==> flow/design.v <==
`default_nettype none
`timescale 1 ns / 1 ps
module ll_udp_skidbuffer #(
    parameter   REG_OUTPUT = 1,
    parameter   DATA_WIDTH = 64
)(
    input   wire                       i_clk,
    input   wire                       i_reset,
    input   wire                       i_valid,
    output  reg                        o_ready,    
    input   wire      [DATA_WIDTH-1:0] i_data,
	input   wire  [(DATA_WIDTH/8)-1:0] i_keep,
	input   wire                       i_last,
	input   wire                       i_user,
    output  reg                        o_valid,
	input   wire                       i_ready,
    output  reg       [DATA_WIDTH-1:0] o_data,
	output  reg   [(DATA_WIDTH/8)-1:0] o_keep,
	output  reg                        o_last,
	output  reg                        o_user
);
logic                      r_valid;
logic     [DATA_WIDTH-1:0] r_data;
logic [(DATA_WIDTH/8)-1:0] r_keep;
logic                      r_last;
logic                      r_user;
always_ff @(posedge i_clk) begin
    if (i_reset) begin
        r_valid <= 0;
    end
    else if ((i_valid && o_ready) && (o_valid && !i_ready)) begin
        r_valid <= 1;
    end
    else if (i_ready) begin
        r_valid <= 0;
    end
end
always_ff @(posedge i_clk) begin
    if (i_reset) begin
        r_data <= '0;
		r_keep <= '0;
		r_last <= 1'b0;
		r_user <= 1'b0;
	end
    else if((!REG_OUTPUT || i_valid) && o_ready) begin
        r_data <= i_data;
		r_keep <= i_keep;
		r_last <= i_last;
		r_user <= i_user;
    end
end
always_comb begin
    o_ready = !r_valid;
end
if (!REG_OUTPUT) begin : NET_OUTPUT
    always_comb begin
        o_valid = !i_reset && (i_valid || r_valid);
    end
    always_comb begin
        if (r_valid) begin
            o_data = r_data;
			o_keep = r_keep;
			o_last = r_last;
			o_user = r_user;
        end
        else if (i_valid) begin
            o_data = i_data;
			o_keep = i_keep;
			o_last = i_last;
			o_user = i_user;
        end
        else begin
            o_data = '0;
			o_keep = '0;
			o_last = 1'b0;
			o_user = 1'b0;
        end
    end
end
else begin : REG_OUT
    always @(posedge i_clk) begin
        if (i_reset) begin
            o_valid <= 0;
        end
        else if (!o_valid || i_ready) begin
            o_valid <= (i_valid || r_valid);
        end
    end
    always @(posedge i_clk) begin
        if (i_reset) begin
            o_data <= '0;
			o_keep <= '0;
			o_last <= 1'b0;
			o_user <= 1'b0;
        end
        else if (!o_valid || i_ready) begin
            if (r_valid) begin
                o_data <= r_data;
				o_keep <= r_keep;
				o_last <= r_last;
				o_user <= r_user;
            end
            else if (i_valid) begin
                o_data <= i_data;
				o_keep <= i_keep;
				o_last <= i_last;
				o_user <= i_user;
            end
            else begin
                o_data <= '0;
				o_keep <= '0;
				o_last <= 1'b0;
				o_user <= 1'b0;
            end
        end
    end
end
endmodule
`timescale 1 ns / 1 ps
module udp_ll_axis_reg_slice_64 (
  input  wire          aclk,
  input  wire          aresetn,
  input  wire          s_axis_tvalid,
  output wire          s_axis_tready,
  input  wire  [63:0]  s_axis_tdata,
  input  wire   [7:0]  s_axis_tkeep,
  input  wire          s_axis_tlast,
  input  wire          s_axis_tuser,
  output wire          m_axis_tvalid,
  input  wire          m_axis_tready,
  output wire  [63:0]  m_axis_tdata,
  output wire   [7:0]  m_axis_tkeep,
  output wire          m_axis_tlast,
  output wire          m_axis_tuser
);
ll_udp_skidbuffer #(
    .REG_OUTPUT (1),
    .DATA_WIDTH (64)
) slice_i (
    .i_clk   (aclk),
    .i_reset (!aresetn),
    .i_valid (s_axis_tvalid),
    .o_ready (s_axis_tready),
    .i_data  (s_axis_tdata),
    .i_keep  (s_axis_tkeep),
    .i_last  (s_axis_tlast),
    .i_user  (s_axis_tuser),
    .o_valid (m_axis_tvalid),
    .i_ready (m_axis_tready),
    .o_data  (m_axis_tdata),
    .o_keep  (m_axis_tkeep),
    .o_last  (m_axis_tlast),
    .o_user  (m_axis_tuser)
);
endmodule
module udp_ll_reg_slice_256 (
  input  wire          aclk,
  input  wire          aresetn,
  input  wire          s_axis_tvalid,
  output wire          s_axis_tready,
  input  wire [255:0]  s_axis_tdata,
  input  wire  [31:0]  s_axis_tkeep,
  input  wire          s_axis_tlast,
  input  wire          s_axis_tuser,
  output wire          m_axis_tvalid,
  input  wire          m_axis_tready,
  output wire [255:0]  m_axis_tdata,
  output wire  [31:0]  m_axis_tkeep,
  output wire          m_axis_tlast,
  output wire          m_axis_tuser
);
wire [79:0] used_q;
wire  [9:0] unused_keep;
wire        unused_last;
wire        unused_user;
ll_udp_skidbuffer #(
    .REG_OUTPUT (1),
    .DATA_WIDTH (80)
) slice_i (
    .i_clk   (aclk),
    .i_reset (!aresetn),
    .i_valid (s_axis_tvalid),
    .o_ready (s_axis_tready),
    .i_data  ({s_axis_tdata[80+:32], s_axis_tdata[0+:48]}),
    .i_keep  (10'd0),
    .i_last  (1'b0),
    .i_user  (1'b0),
    .o_valid (m_axis_tvalid),
    .i_ready (m_axis_tready),
    .o_data  (used_q),
    .o_keep  (unused_keep),
    .o_last  (unused_last),
    .o_user  (unused_user)
);
assign m_axis_tdata = {144'd0, used_q[48+:32], 32'd0, used_q[0+:48]};
assign m_axis_tkeep = 32'd0;
assign m_axis_tlast = 1'b0;
assign m_axis_tuser = 1'b0;
endmodule
`default_nettype none
`timescale 1 ns / 1 ps
module udp_tx (
    input  wire           ap_clk,
    input  wire           ap_rst_n,
    input  wire           s_axis_tx_data_tvalid,
    output logic          s_axis_tx_data_tready,
    input  wire   [63:0]  s_axis_tx_data_tdata,
    input  wire    [7:0]  s_axis_tx_data_tkeep,
    input  wire    [7:0]  s_axis_tx_data_tstrb,
    input  wire           s_axis_tx_data_tlast,
    input  wire           s_axis_tx_meta_tvalid,
    output wire           s_axis_tx_meta_tready,
    input  wire  [255:0]  s_axis_tx_meta_tdata,
    input  wire   [31:0]  s_axis_tx_meta_tkeep,
    input  wire   [31:0]  s_axis_tx_meta_tstrb,
    input  wire           s_axis_tx_meta_tlast,
    output logic          m_axis_iph_data_tvalid,
    input  wire           m_axis_iph_data_tready,
    output logic  [63:0]  m_axis_iph_data_tdata,
    output logic   [7:0]  m_axis_iph_data_tkeep,
    output logic          m_axis_iph_data_tlast,
    output logic          m_axis_iph_meta_tvalid,
    input  wire           m_axis_iph_meta_tready,
    output logic  [63:0]  m_axis_iph_meta_tdata,  
    output logic  [31:0]  datagrams_transmitted
);
typedef enum logic[1:0] {IDLE           = 2'b00,
                         WAIT_RDY       = 2'b01,
                         PROCESS_DATA   = 2'b10} udp_stateCoding_t;
udp_stateCoding_t state;
udp_stateCoding_t next_state;
logic             eof;
logic  [31:0]     dst_addr;
logic  [15:0]     dst_port;
logic  [31:0]     src_addr;
logic  [15:0]     src_port;
logic  [15:0]     length;
logic  [63:0]     store_header;
logic             axis_data_tvalid;
logic             axis_data_tready;
logic  [63:0]     axis_data_tdata;
logic   [7:0]     axis_data_tkeep;
logic             axis_data_tlast;
logic             axis_tx_meta_tready;
logic             axis_tx_meta_tvalid;
logic [255:0]     axis_tx_meta_tdata;
udp_ll_axis_reg_slice_64 tx_data_reg_slice (
  .aclk          (ap_clk),                  
  .aresetn       (ap_rst_n),             
  .s_axis_tvalid (s_axis_tx_data_tvalid), 
  .s_axis_tready (s_axis_tx_data_tready),
  .s_axis_tdata  (s_axis_tx_data_tdata),
  .s_axis_tkeep  (s_axis_tx_data_tkeep),
  .s_axis_tlast  (s_axis_tx_data_tlast),
  .s_axis_tuser  (1'b0),
  .m_axis_tvalid (axis_data_tvalid),
  .m_axis_tready (axis_data_tready),
  .m_axis_tdata  (axis_data_tdata),
  .m_axis_tkeep  (axis_data_tkeep),
  .m_axis_tlast  (axis_data_tlast),
  .m_axis_tuser  ()
);
udp_ll_reg_slice_256 tx_meta_reg_slice (
  .aclk          (ap_clk),                  
  .aresetn       (ap_rst_n),             
  .s_axis_tvalid (s_axis_tx_meta_tvalid), 
  .s_axis_tready (s_axis_tx_meta_tready),
  .s_axis_tdata  (s_axis_tx_meta_tdata),
  .s_axis_tkeep  (s_axis_tx_meta_tkeep),
  .s_axis_tlast  (s_axis_tx_meta_tlast),
  .s_axis_tuser  (1'b0),
  .m_axis_tvalid (axis_tx_meta_tvalid),
  .m_axis_tready (axis_tx_meta_tready),
  .m_axis_tdata  (axis_tx_meta_tdata),
  .m_axis_tkeep  (),
  .m_axis_tlast  (),
  .m_axis_tuser  ()
);
assign eof = axis_data_tlast && axis_data_tvalid && m_axis_iph_data_tready;
assign axis_tx_meta_tready = (state == IDLE) && m_axis_iph_meta_tready;
always_comb begin
    if (state == PROCESS_DATA) begin
        axis_data_tready = m_axis_iph_data_tready;
    end    
    else begin
        axis_data_tready = 1'b0;
    end
end
always_comb
begin
    next_state = state;
    case(state)
        IDLE: begin
            if (axis_tx_meta_tvalid && m_axis_iph_meta_tready) begin
                if (m_axis_iph_data_tready) begin
                    next_state = PROCESS_DATA;
                end
                else begin
                    next_state = WAIT_RDY;
                end
            end
        end
        WAIT_RDY: begin
            if ((store_header[32+:16] == 16'h0800) && m_axis_iph_data_tready) begin
                next_state = IDLE;
            end            
            else if (m_axis_iph_data_tready) begin
                next_state = PROCESS_DATA;
            end
        end
        PROCESS_DATA: begin
            if (eof) begin
                next_state = IDLE;
            end
        end        
        default : next_state  = IDLE;
    endcase
end
always_ff @(posedge ap_clk) begin
    if(!ap_rst_n) begin
        state <= IDLE;
    end
    else begin
        state <= next_state;
    end
end
assign dst_addr = axis_tx_meta_tdata[0+:32];
assign dst_port = {axis_tx_meta_tdata[32+:8], axis_tx_meta_tdata[40+:8]};
assign src_addr = axis_tx_meta_tdata[48+:32];
assign src_port = {axis_tx_meta_tdata[80+:8], axis_tx_meta_tdata[88+:8]};
assign length   = axis_tx_meta_tdata[96+:16] + 8;
assign m_axis_iph_meta_tdata  = {length, dst_addr};
assign m_axis_iph_meta_tvalid = axis_tx_meta_tvalid;
always_ff @(posedge ap_clk) begin
    if (axis_tx_meta_tvalid && (state == IDLE)) begin
        store_header <= {16'h0000, length[0+:8], length[8+:8], dst_port, src_port};
    end
end
always_comb
begin
    m_axis_iph_data_tdata = 32'd0;
    case (state)
        IDLE: begin
            m_axis_iph_data_tdata = {16'h0000, length[0+:8], length[8+:8], dst_port, src_port};            
        end
        WAIT_RDY: begin
            m_axis_iph_data_tdata = store_header;        
        end
        PROCESS_DATA: begin
            m_axis_iph_data_tdata = axis_data_tdata;
        end
        default: m_axis_iph_data_tdata = 32'd0;
    endcase
end
always_comb begin
    if (state == IDLE && next_state == IDLE) begin
        m_axis_iph_data_tvalid = 1'b0;
        m_axis_iph_data_tkeep  = '0;        
    end
    else if (state == IDLE && (next_state == WAIT_RDY || next_state == PROCESS_DATA)) begin
        m_axis_iph_data_tvalid = 1'b1;
        m_axis_iph_data_tkeep  = '1;
    end
    else if (state == WAIT_RDY) begin
        m_axis_iph_data_tvalid = 1'b1;
        m_axis_iph_data_tkeep  = '1;
    end   
    else begin
        m_axis_iph_data_tvalid = axis_data_tvalid;
        m_axis_iph_data_tkeep  = axis_data_tkeep;
    end
end
always_comb begin
    if (state != IDLE && next_state == IDLE) begin
        m_axis_iph_data_tlast = 1'b1;
    end
    else begin
        m_axis_iph_data_tlast = 1'b0;
    end
end
always_ff @(posedge ap_clk) begin
    if(!ap_rst_n) begin
        datagrams_transmitted <= 32'd0;
    end
    else if (state != IDLE && next_state == IDLE) begin
        datagrams_transmitted <= datagrams_transmitted + 1;
    end
end
endmodule
`default_nettype none
`timescale 1 ns / 1 ps
module tx_ipv4 (
    input  wire             ap_clk,
    input  wire             ap_rst_n,
    input  wire  [31:0]     local_ipv4_addr,
    input  wire   [7:0]     protocol,
    input  wire             s_axis_udp_tvalid,
    output logic            s_axis_udp_tready,
    input  wire  [63:0]     s_axis_udp_tdata,
    input  wire   [7:0]     s_axis_udp_tkeep,
    input  wire             s_axis_udp_tlast,
    input wire              udp_meta_valid,
    output logic            udp_meta_ready,
    input wire   [47:0]     udp_meta_data,
    output logic            m_axis_ip_data_tvalid,
    input  wire             m_axis_ip_data_tready,
    output logic [63:0]     m_axis_ip_data_tdata,
    output logic  [7:0]     m_axis_ip_data_tkeep,
    output logic            m_axis_ip_data_tuser,
    output logic            m_axis_ip_data_tlast
);
localparam VERSION = 4'h4;
localparam IHL = 4'h5;  
localparam TTL = 8'h40;
localparam HEADER_W0 = 0;
localparam HEADER_W1 = 1;
localparam HEADER_W2 = 2;
typedef enum logic[2:0] {IDLE            = 3'b000,
                         WAIT_RDY        = 3'b001,
                         IP_HEADER       = 3'b010,
                         PAYLOAD         = 3'b011,
                         LOAD_LAST       = 3'b100} ip_stateCoding_t;
ip_stateCoding_t state;
ip_stateCoding_t next_state;
logic            axis_data_tvalid;
logic            axis_data_tready;
logic   [63:0]   axis_data_tdata;
logic    [7:0]   axis_data_tkeep;
logic            axis_data_tlast;
logic            udp_tvalid_r;
logic    [1:0]   hdr_cnt;
logic    [1:0]   hdr_cnt_next;
logic   [15:0]   ip_length;
logic   [15:0]   ip_length_r;
logic   [31:0]   dst_ip_addr_mangled;
logic   [95:0]   shift_ip_payload;
logic   [11:0]   shift_ip_keep;
logic   [95:0]   next_shift_ip_payload;
logic   [11:0]   next_shift_ip_keep;  
logic            eof;
logic            sop;
udp_ll_axis_reg_slice_64 tx_ipv4_reg_slice (
  .aclk          (ap_clk),                  
  .aresetn       (ap_rst_n),             
  .s_axis_tvalid (axis_data_tvalid), 
  .s_axis_tready (axis_data_tready),
  .s_axis_tdata  (axis_data_tdata),
  .s_axis_tkeep  (axis_data_tkeep),
  .s_axis_tlast  (axis_data_tlast),
  .s_axis_tuser  (1'b0),
  .m_axis_tvalid (m_axis_ip_data_tvalid),
  .m_axis_tready (m_axis_ip_data_tready),
  .m_axis_tdata  (m_axis_ip_data_tdata),
  .m_axis_tkeep  (m_axis_ip_data_tkeep),
  .m_axis_tlast  (m_axis_ip_data_tlast),
  .m_axis_tuser  (m_axis_ip_data_tuser)
);
always_ff @(posedge ap_clk) begin
    if ((state == IDLE) || (next_state == IDLE)) begin
        udp_meta_ready <= 1'b1;
    end
    else begin
        udp_meta_ready <= 1'b0;
    end
end
assign eof = s_axis_udp_tlast && s_axis_udp_tvalid && axis_data_tready;
assign ip_length = udp_meta_data[32+:16] + 20;
always_ff @(posedge ap_clk) begin
    if (udp_meta_valid && (state == IDLE)) begin
        ip_length_r <= ip_length;
        dst_ip_addr_mangled <= {udp_meta_data[0+:8], udp_meta_data[8+:8], udp_meta_data[16+:8], udp_meta_data[24+:8]};
    end
end
assign sop = (hdr_cnt == HEADER_W2) && (hdr_cnt_next == 2'h3);
always_comb
begin
    next_state = state;
    case(state)
        IDLE: begin
            if (udp_meta_valid) begin
                if (axis_data_tready) begin
                    next_state = IP_HEADER;
                end
                else begin
                    next_state = WAIT_RDY;
                end
            end
        end
        WAIT_RDY: begin
            if (axis_data_tready) begin
                next_state = IP_HEADER;
            end      
        end
        IP_HEADER: begin
            if (hdr_cnt_next == 2'h3 && s_axis_udp_tvalid && axis_data_tready) begin
                if (s_axis_udp_tlast) begin
                    next_state = LOAD_LAST;
                end
                else begin
                    next_state = PAYLOAD;
                end
            end
        end
        PAYLOAD: begin
            if (eof) begin
                if (s_axis_udp_tkeep[4] == 0) begin
                    next_state = IDLE;
                end
                else begin
                    next_state = LOAD_LAST;
                end
            end
        end
        LOAD_LAST: begin
            if (axis_data_tready) begin
                next_state = IDLE;
            end                   
        end
    default : next_state  = IDLE;
  endcase         
end
always_ff @(posedge ap_clk) begin
    if(!ap_rst_n) begin
        state <= IDLE;
    end
    else begin
        state <= next_state;
    end
end
always_ff @(posedge ap_clk) begin
    case (next_state)
        IDLE: begin
            hdr_cnt <= 2'b00;
        end    
        IP_HEADER: begin
            if (axis_data_tvalid && axis_data_tready) begin
                hdr_cnt <= hdr_cnt_next;
            end
        end
        PAYLOAD: begin
            hdr_cnt <= 2'b11;
        end
        LOAD_LAST: begin
            hdr_cnt <= 2'b11;
        end        
        default: hdr_cnt <= 2'b00;
    endcase    
end
assign hdr_cnt_next = hdr_cnt + 'd1;
always_ff @(posedge ap_clk) begin
    if (sop) begin
        shift_ip_payload[64+:32] <= s_axis_udp_tdata[32+:32];
        shift_ip_keep[8+:4]      <= s_axis_udp_tkeep[4+:4];
        udp_tvalid_r     <= s_axis_udp_tvalid;
    end
    else if (s_axis_udp_tvalid && axis_data_tready) begin
        shift_ip_payload[64+:32] <= next_shift_ip_payload[64+:32];
        shift_ip_keep[8+:4]      <= next_shift_ip_keep[8+:4];
        udp_tvalid_r     <= 1'b1;
    end
end
assign next_shift_ip_payload = {s_axis_udp_tdata, shift_ip_payload[64+:32]};
assign next_shift_ip_keep    = {s_axis_udp_tkeep, shift_ip_keep[8+:4]};
always_comb begin
    axis_data_tdata   = 32'd0;
    axis_data_tkeep   = 4'h0;
    s_axis_udp_tready = 1'b0;
    axis_data_tvalid  = 1'b0;       
    case (state)
        IDLE: begin
            axis_data_tdata   = {32'h00000000, ip_length[0+:8], ip_length[8+:8], 8'h00, VERSION, IHL};
            axis_data_tkeep   = 8'hFF;
            s_axis_udp_tready = 1'b0;
            axis_data_tvalid  =  udp_meta_valid;           
        end
        WAIT_RDY: begin
            axis_data_tdata   = {32'h00000000, ip_length_r[0+:8], ip_length_r[8+:8], 8'h00, VERSION, IHL};
            axis_data_tkeep   = 8'hFF;
            s_axis_udp_tready = 1'b0;
            axis_data_tvalid  =  1'b1;              
        end
        IP_HEADER: begin
            case (hdr_cnt)
                HEADER_W1: begin
                    axis_data_tdata   = {local_ipv4_addr, 16'h0000, protocol, TTL};
                    axis_data_tkeep   = 8'hFF;
                    s_axis_udp_tready = 1'b0;
                    axis_data_tvalid  =  1'b1;
                end
                HEADER_W2: begin
                    axis_data_tdata = {s_axis_udp_tdata[0+:32], dst_ip_addr_mangled};
                    axis_data_tkeep[0+:4] = 4'hF;
                    axis_data_tkeep[4+:4] = s_axis_udp_tkeep[0+:4];
                    s_axis_udp_tready     = axis_data_tready; 
                    axis_data_tvalid      = s_axis_udp_tvalid;
                end
            endcase
        end
        PAYLOAD: begin
            axis_data_tdata   = next_shift_ip_payload[0+:64];
            axis_data_tkeep   = next_shift_ip_keep[0+:8];
            s_axis_udp_tready = axis_data_tready;
            axis_data_tvalid  = udp_tvalid_r && s_axis_udp_tvalid;  
        end
        LOAD_LAST: begin
            axis_data_tdata[0+:32]  = shift_ip_payload[64+:32];
            axis_data_tdata[32+:32] = 32'h00000000;
            axis_data_tkeep[0+:4]   = shift_ip_keep[8+:4];
            axis_data_tkeep[4+:4]   = 4'h0;
            s_axis_udp_tready       = 1'b0;  
            axis_data_tvalid        = udp_tvalid_r;  
        end        
        default: begin
            axis_data_tdata   = 32'd0;
            axis_data_tkeep   = 4'h0;
            s_axis_udp_tready = 1'b0;
            axis_data_tvalid  = 1'b0;          
        end
    endcase
end
assign axis_data_tlast = (state != IDLE) && (next_state == IDLE);
endmodule
`default_nettype none
`timescale 1 ns / 1 ps
module udp_ipv4_tx (
    input  wire             ap_clk,
    input  wire             ap_rst_n,
    input  wire  [31:0]     my_ip_addr,
    input  wire   [7:0]     ip_protocol,
    input  wire             s_axis_tx_meta_tvalid,
    output wire             s_axis_tx_meta_tready,
    input  wire [255:0]     s_axis_tx_meta_tdata,
    input  wire             s_axis_tx_data_tvalid,
    output wire             s_axis_tx_data_tready,
    input  wire  [63:0]     s_axis_tx_data_tdata,
    input  wire   [7:0]     s_axis_tx_data_tkeep,
    input  wire             s_axis_tx_data_tlast,
    output wire             m_axis_tx_data_tvalid,
    input  wire             m_axis_tx_data_tready,
    output wire   [63:0]    m_axis_tx_data_tdata,
    output wire    [7:0]    m_axis_tx_data_tkeep,
    output wire             m_axis_tx_data_tlast,
    output wire   [31:0]    datagrams_transmitted
);
wire            tx_udp2ip_data_tvalid;
wire            tx_udp2ip_data_tready;
wire [63:0]     tx_udp2ip_data_tdata;
wire  [7:0]     tx_udp2ip_data_tkeep;
wire            tx_udp2ip_data_tlast;
wire            tx_udp2ip_meta_tvalid;
wire [63:0]     tx_udp2ip_meta_tdata;
wire            tx_udp2ip_meta_tready;
udp_tx udp_tx_i (
    .ap_clk                       (ap_clk),
    .ap_rst_n                     (ap_rst_n),
    .s_axis_tx_data_tvalid        (s_axis_tx_data_tvalid),
    .s_axis_tx_data_tready        (s_axis_tx_data_tready),
    .s_axis_tx_data_tdata         (s_axis_tx_data_tdata),
    .s_axis_tx_data_tkeep         (s_axis_tx_data_tkeep),
    .s_axis_tx_data_tstrb         (8'h00),
    .s_axis_tx_data_tlast         (s_axis_tx_data_tlast),
    .s_axis_tx_meta_tvalid        (s_axis_tx_meta_tvalid),
    .s_axis_tx_meta_tready        (s_axis_tx_meta_tready),
    .s_axis_tx_meta_tdata         (s_axis_tx_meta_tdata),
    .s_axis_tx_meta_tkeep         (32'h00000000),
    .s_axis_tx_meta_tstrb         (32'h00000000),
    .s_axis_tx_meta_tlast         (1'b0),
    .m_axis_iph_data_tvalid       (tx_udp2ip_data_tvalid),
    .m_axis_iph_data_tready       (tx_udp2ip_data_tready),
    .m_axis_iph_data_tdata        (tx_udp2ip_data_tdata),
    .m_axis_iph_data_tkeep        (tx_udp2ip_data_tkeep),
    .m_axis_iph_data_tlast        (tx_udp2ip_data_tlast),
    .m_axis_iph_meta_tvalid       (tx_udp2ip_meta_tvalid),
    .m_axis_iph_meta_tready       (tx_udp2ip_meta_tready),
    .m_axis_iph_meta_tdata        (tx_udp2ip_meta_tdata),
    .datagrams_transmitted        (datagrams_transmitted)
);
tx_ipv4 tx_ipv4_i (
    .ap_clk                  (ap_clk),
    .ap_rst_n                (ap_rst_n),
    .local_ipv4_addr         (my_ip_addr),
    .protocol                (ip_protocol),
    .s_axis_udp_tvalid       (tx_udp2ip_data_tvalid),
    .s_axis_udp_tready       (tx_udp2ip_data_tready),
    .s_axis_udp_tdata        (tx_udp2ip_data_tdata),
    .s_axis_udp_tkeep        (tx_udp2ip_data_tkeep),
    .s_axis_udp_tlast        (tx_udp2ip_data_tlast),
    .udp_meta_valid          (tx_udp2ip_meta_tvalid),
    .udp_meta_ready          (tx_udp2ip_meta_tready),
    .udp_meta_data           (tx_udp2ip_meta_tdata[47:0]),
    .m_axis_ip_data_tvalid   (m_axis_tx_data_tvalid),
    .m_axis_ip_data_tready   (m_axis_tx_data_tready),
    .m_axis_ip_data_tdata    (m_axis_tx_data_tdata),
    .m_axis_ip_data_tkeep    (m_axis_tx_data_tkeep),
    .m_axis_ip_data_tuser    (),
    .m_axis_ip_data_tlast    (m_axis_tx_data_tlast)
);
endmodule
# Step by step through the tools: udp_ipv4_tx
# The steps from the RTL of udp_ipv4_tx to its reports follow in flow order.
# Line numbers count from 1 in the design file above.
# Cell names lack the library's common part.
# A cell with -- has no value.
[design]
design = "udp_ipv4_tx"
clock_port = "ap_clk"
cell_library = "sky130hd"
lib_corner = "tt_025C_1v80"

# Word level
# Source: Yosys, flattened and elaborated, memories not mapped. Widths are those after wreduce. Registers that Yosys merges into a memory's read port (data or address) are not register bits. Print and check cells do not count. Equal cells are merged and count once.
[op_classes]
shifts = 0
n_reduce_logical = 58
eq_ne = 16
muxes = 64
logic = 0
n_addsub = 4
div = 0
n_mul = 0
compare = 0
[op_table]
columns = ["op", "count"]
rows = [
  ["64-bit 2-to-1 mux", 4],
  ["64-bit case mux with 3-bit select", 1],
  ["80-bit 2-to-1 mux", 2],
  ["64-bit case mux with 2-bit select", 1],
  ["32-bit case mux with 4-bit select", 1],
  ["32-bit case mux with 2-bit select", 1],
  ["32-bit 2-to-1 mux", 2],
  ["8-bit 2-to-1 mux", 7],
  ["32-bit by 1-bit adder with 32-bit output (second input constant)", 1],
  ["1-bit logical AND", 27],
  ["4-bit case mux with 3-bit select", 2],
  ["3-bit 2-to-1 mux", 7],
  ["1-bit 2-to-1 mux", 19],
  ["16-bit by 12-bit equality test with 1-bit output (second input constant)", 1],
  ["16-bit by 4-bit adder with 16-bit output (second input constant)", 1],
  ["16-bit by 5-bit adder with 16-bit output (second input constant)", 1],
  ["3-bit case mux with 5-bit select", 1],
  ["2-bit 2-to-1 mux", 7],
  ["3-bit by 2-bit equality test with 1-bit output (second input constant)", 4],
  ["4-bit 2-to-1 mux", 3],
  ["2-bit nonzero test", 5],
  ["1-bit logical NOT", 9],
  ["1-bit logical OR", 8],
  ["2-bit equality test (second input constant)", 4],
  ["2-bit OR reduction", 4],
  ["4-bit case mux with 2-bit select", 1],
  ["2-bit by 1-bit equality test with 1-bit output (second input constant)", 3],
  ["3-bit equality test (second input constant)", 2],
]
# Other operator kinds: 10; their cells: 13.
[word_totals]
mem_count = 0
clocked_rd_ports_x_width = 0
ram_bits = 0
latchBits = 0
output_inout_bits = 108
mem_bits_ro = 0
reg_bits = 631

# Longest topological paths
# Longest topological path by Yosys (ltp), each cell counted once; first at word level (registers and memories cut), then after technology mapping (sequential cells cut; the memories' decode and read muxes count).
[logic_depth]
depth_word = 19
ABC_AREA = 0
depth_mapped = 16
ltp_nobuf = 14

# Synthesis result
# The flow's flattened synthesis, as Yosys stat reports it; memories are mapped. The netlist is that of the ABC_AREA named above (0 if unset); the other value can give another one.
# The area totals of this step are shown rounded.
[mapped]
area_um2 = 25500
sequential_area_um2 = 14000
flip_flops = 631
stdcells = 2842
buffers = 231
[types]
columns = ["cell", "count"]
rows = [
  ["dfxtp_1", 496],
  ["edfxtp_1", 135],
  ["nand2_1", 585],
  ["a21oi_1", 380],
  ["a311oi_1", 161],
  ["nor2_1", 284],
  ["o21ai_0", 146],
  ["clkbuf_1", 180],
  ["mux2i_1", 47],
  ["a22oi_1", 41],
  ["nor3b_1", 33],
  ["xnor2_1", 26],
  ["buf_2", 36],
  ["xor2_1", 17],
  ["and2_1", 23],
  ["a222oi_1", 14],
  ["nand3_1", 24],
  ["a211oi_1", 15],
]
# Other cell types: 60; their cells: 199.
# By module: a second synthesis without flattening, with its own total; a netlist apart from the flattened one above.
[unflattened]
hier_cells = 3190
area_unflattened_um2 = 30000
# Rows give one instance, submodules left out.
[by_module]
columns = ["module", "mod_seq_area_um2", "area_um2", "n_cells", "instances"]
rows = [
  ["ll_udp_skidbuffer", 3000, 5950, 661, 2],
  ["ll_udp_skidbuffer", 3720, 7470, 819, 1],
  ["udp_tx", 2120, 4630, 504, 1],
  ["tx_ipv4", 2690, 4380, 330, 1],
  ["udp_ll_reg_slice_256", 0.0, 1580, 212, 1],
  ["udp_ll_axis_reg_slice_64", 0.0, 3.8, 1, 2],
  ["udp_ipv4_tx", 0.0, 3.8, 1, 1],
]

# Worst setup path after synthesis
# OpenSTA on the mapped netlist: ideal clock, no wires. The path of least setup slack (recovery checks aside). Input and output delay are each 20% of the period. Register names are those of the netlist, which keeps one name where synthesis merged equal registers.
[synth_path]
path_type = "register to register"
from = "reg tx_ipv4_i.hdr_cnt[0]"
to = "reg tx_ipv4_i.hdr_cnt[0]"
required_ns = 4.731
delay_ns = 3.152
launch_ns = 0.000
path_stages = 15
period_ns = 5.0
n_path_buf = 2
arrival_ns = 2.883
path_slack_ns = 1.848
period_less_setup_slack_ns = 3.152
# "delay_ns" is the arrival time less input delay plus setup time.
# "path_stages": output pins that drive a net of the path, with the launching flip-flop's if there is one; two outputs of one cell count as two.
# "period_less_setup_slack_ns" = period - worst setup slack (recovery checks aside). The figure is calculated, with input and output delays left at 20% of the set period.
# Between the ends stands the longest chain of elaborated cells between them, by number of cells; it is not shown to be the way that was timed. Of several equally long chains one is given.
# Each line given opens the expression or statement behind the cell; cells for indexed reads and writes are added by Yosys, which also makes memories of some case tables.
# At most two assigning lines are given for a register; there are more.
# Only ways into the end's enable, where the timed path ends, are counted here.
[synth_between]
cell_sequence = "edfxtp_1 inv_1 ha_1 o21ai_0 nor2_1 nand3_1 a32oi_1 ha_1 or3b_2 o21ai_1 o32a_4 a21o_1 buf_6 buf_2 nand3_1"
elab_chain_len = 17
cone_cells = 41
[synth_lines]
columns = ["item", "line_no", "rtl"]
rows = [
  ["from (decl)", 431, "logic    [1:0]   hdr_cnt;"],
  ["from (assign)", 533, "hdr_cnt <= 2'b00;"],
  ["from (assign)", 537, "hdr_cnt <= hdr_cnt_next;"],
  ["2-bit equality test", 583, "case (hdr_cnt)"],
  ["1-bit 2-to-1 mux", 583, ""],
  ["1-bit case mux with 2-bit select", 569, "case (state)"],
  ["1-bit logical AND", 279, "assign eof = axis_data_tlast && axis_data_tvalid && m_axis_iph_data_tready;"],
  ["2-bit 2-to-1 mux", 312, "if (eof) begin"],
  ["2-bit case mux with 3-bit select", 292, "case(state)"],
  ["2-bit by 1-bit equality test with 1-bit output", 360, "else if (state == IDLE && (next_state == WAIT_RDY || next_state == PROCESS_DATA)) begin"],
  ["[... 2 more ...]", "--", ""],
  ["1-bit 2-to-1 mux", 360, ""],
  ["1-bit 2-to-1 mux", 356, "if (state == IDLE && next_state == IDLE) begin"],
  ["1-bit logical AND (2 in a row)", 466, "assign eof = s_axis_udp_tlast && s_axis_udp_tvalid && axis_data_tready;"],
  ["3-bit 2-to-1 mux", 505, "if (eof) begin"],
  ["3-bit case mux with 5-bit select", 478, "case(state)"],
  ["3-bit by 2-bit equality test with 1-bit output", 531, "case (next_state)"],
  ["2-bit by 1-bit != test with 1-bit output", "--", ""],
  ["to (assign)", 533, ""],
  ["to (assign)", 537, ""],
  ["to (decl)", 431, ""],
]

# Path in the finished layout
# Path of least setup slack in the final report of run 2 (OpenROAD, finished layout, wires in). Where an end is a register, its clock arrival counts in the times.
[layout_path]
path_type = "register to register"
from = "reg tx_ipv4_i.state[1]"
to = "reg tx_ipv4_i.tx_ipv4_reg_slice.slice_i.r_data[57]"
path_stages = 15
arrival_ns = 5.40
launch_ns = 0.60
required_ns = 6.85
n_path_buf = 2
period_ns = 6.34
path_slack_ns = 1.45
# Between the ends stands the longest chain of elaborated cells between them, by number of cells; it is not shown to be the way that was timed. Of several equally long chains one is given.
[layout_between]
cell_sequence = "dfxtp_1 nor2b_1 o21ai_0 nor2_1 nand3_1 a32oi_1 ha_1 nor3b_1 a211oi_1 o21ai_2 a21o_2 buf_4 buf_4 a21oi_1 nor2_1"
elab_chain_len = 13
cone_cells = 27
[layout_lines]
columns = ["item", "line_no", "rtl"]
rows = [
  ["from (decl)", 423, "ip_stateCoding_t state;"],
  ["from (assign)", 524, "state <= IDLE;"],
  ["from (assign)", 527, "state <= next_state;"],
  ["3-bit by 2-bit equality test with 1-bit output", 569, "case (state)"],
  ["1-bit case mux with 2-bit select", 569, ""],
  ["1-bit logical AND", 279, "assign eof = axis_data_tlast && axis_data_tvalid && m_axis_iph_data_tready;"],
  ["2-bit 2-to-1 mux", 312, "if (eof) begin"],
  ["2-bit case mux with 3-bit select", 292, "case(state)"],
  ["2-bit by 1-bit equality test with 1-bit output", 360, "else if (state == IDLE && (next_state == WAIT_RDY || next_state == PROCESS_DATA)) begin"],
  ["1-bit logical OR", 360, ""],
  ["1-bit logical AND", 360, ""],
  ["1-bit 2-to-1 mux", 360, ""],
  ["1-bit 2-to-1 mux", 356, "if (state == IDLE && next_state == IDLE) begin"],
  ["1-bit logical AND", 603, "axis_data_tvalid  = udp_tvalid_r && s_axis_udp_tvalid;"],
  ["1-bit case mux with 5-bit select", 569, ""],
  ["1-bit logical AND", 45, "else if((!REG_OUTPUT || i_valid) && o_ready) begin"],
  ["to (assign)", 40, "r_data <= '0;"],
  ["to (assign)", 46, "r_data <= i_data;"],
  ["to (decl)", 23, "logic     [DATA_WIDTH-1:0] r_data;"],
]

# 4 stored runs of udp_ipv4_tx in the flow (synthesis by Yosys, layout by OpenROAD, sky130hd cells), in arbitrary order. Constraints: input delay and output delay 20% of the set period each, output load 0.01 pF.
# "clock_period_reached_ns" = clock period - worst setup slack. The figure is calculated, with input and output delays left at 20% of the set period.
# "power.total_mw" is the tool's figure for a default switching activity; nothing was simulated.
# Measured values are rounded.

[[run]]
name = "run 1"
[run.settings]
CELL_PAD_IN_SITES_DETAIL_PLACEMENT = 2
CELL_PAD_IN_SITES_GLOBAL_PLACEMENT = 2
CORE_ASPECT_RATIO = 1.32
CORE_MARGIN = 9
CORE_UTILIZATION = 53
CTS_CLUSTER_DIAMETER = 206
CTS_CLUSTER_SIZE = 78
GPL_ROUTABILITY_DRIVEN = 1
MAX_ROUTING_LAYER = "met5"
MIN_ROUTING_LAYER = "met2"
PLACE_DENSITY_LB_ADDON = 0.01
SETUP_SLACK_MARGIN = 1.02
TNS_END_PERCENT = 20
period_ns = 6.36
CAP_MARGIN = 20
SLEW_MARGIN = 20
[run.results]
outcome = "no results, placement failed with FLW-0024"

[[run]]
name = "run 2"
[run.settings]
MAX_ROUTING_LAYER = "met4"
SETUP_SLACK_MARGIN = -0.27
SLEW_MARGIN = 35
TNS_END_PERCENT = 90
period_ns = 6.34
CAP_MARGIN = 20
CORE_MARGIN = 2
CORE_UTILIZATION = 40
[run.results]
die_um2 = 65800
post_synth_area_um2 = 25500
total_negative_slack_ns = 0.000
post_route_util_pct = 49.7
clock_period_reached_ns = 4.891
timing.setup.ws_ns = 1.45
hold_worst_slack_ns = 0.430
power.total_mw = 10.2

[[run]]
name = "run 3"
[run.settings]
ABC_AREA = 1
CAP_MARGIN = 15
CELL_PAD_IN_SITES_DETAIL_PLACEMENT = 1
CELL_PAD_IN_SITES_GLOBAL_PLACEMENT = 0
CORE_ASPECT_RATIO = 1.24
CORE_UTILIZATION = 45
CTS_CLUSTER_DIAMETER = 100
CTS_CLUSTER_SIZE = 31
GPL_ROUTABILITY_DRIVEN = 1
MAX_ROUTING_LAYER = "met4"
MIN_ROUTING_LAYER = "met1"
PLACE_DENSITY_LB_ADDON = 0.26
SETUP_SLACK_MARGIN = 1.12
SLEW_MARGIN = 20
TNS_END_PERCENT = 35
period_ns = 4.91
CORE_MARGIN = 2
[run.results]
die_um2 = 58300
post_synth_area_um2 = 25400
total_negative_slack_ns = 0.000
post_route_util_pct = 53.1
clock_period_reached_ns = 3.550
timing.setup.ws_ns = 1.36
hold_worst_slack_ns = 0.441
power.total_mw = 11.2

[[run]]
name = "run 4"
[run.settings]
ABC_AREA = 1
CELL_PAD_IN_SITES_DETAIL_PLACEMENT = 2
CORE_ASPECT_RATIO = 0.56
CTS_CLUSTER_SIZE = 41
GPL_ROUTABILITY_DRIVEN = 0
GPL_TIMING_DRIVEN = 0
MAX_ROUTING_LAYER = "met5"
SETUP_SLACK_MARGIN = 0.89
SLEW_MARGIN = 35
TNS_END_PERCENT = 90
period_ns = 5.82
CAP_MARGIN = 20
CORE_MARGIN = 2
CORE_UTILIZATION = 40
[run.results]
die_um2 = 65500
post_synth_area_um2 = 25400
total_negative_slack_ns = 0.000
post_route_util_pct = 50.2
clock_period_reached_ns = 4.834
timing.setup.ws_ns = 0.986
hold_worst_slack_ns = 0.475
power.total_mw = 12.6
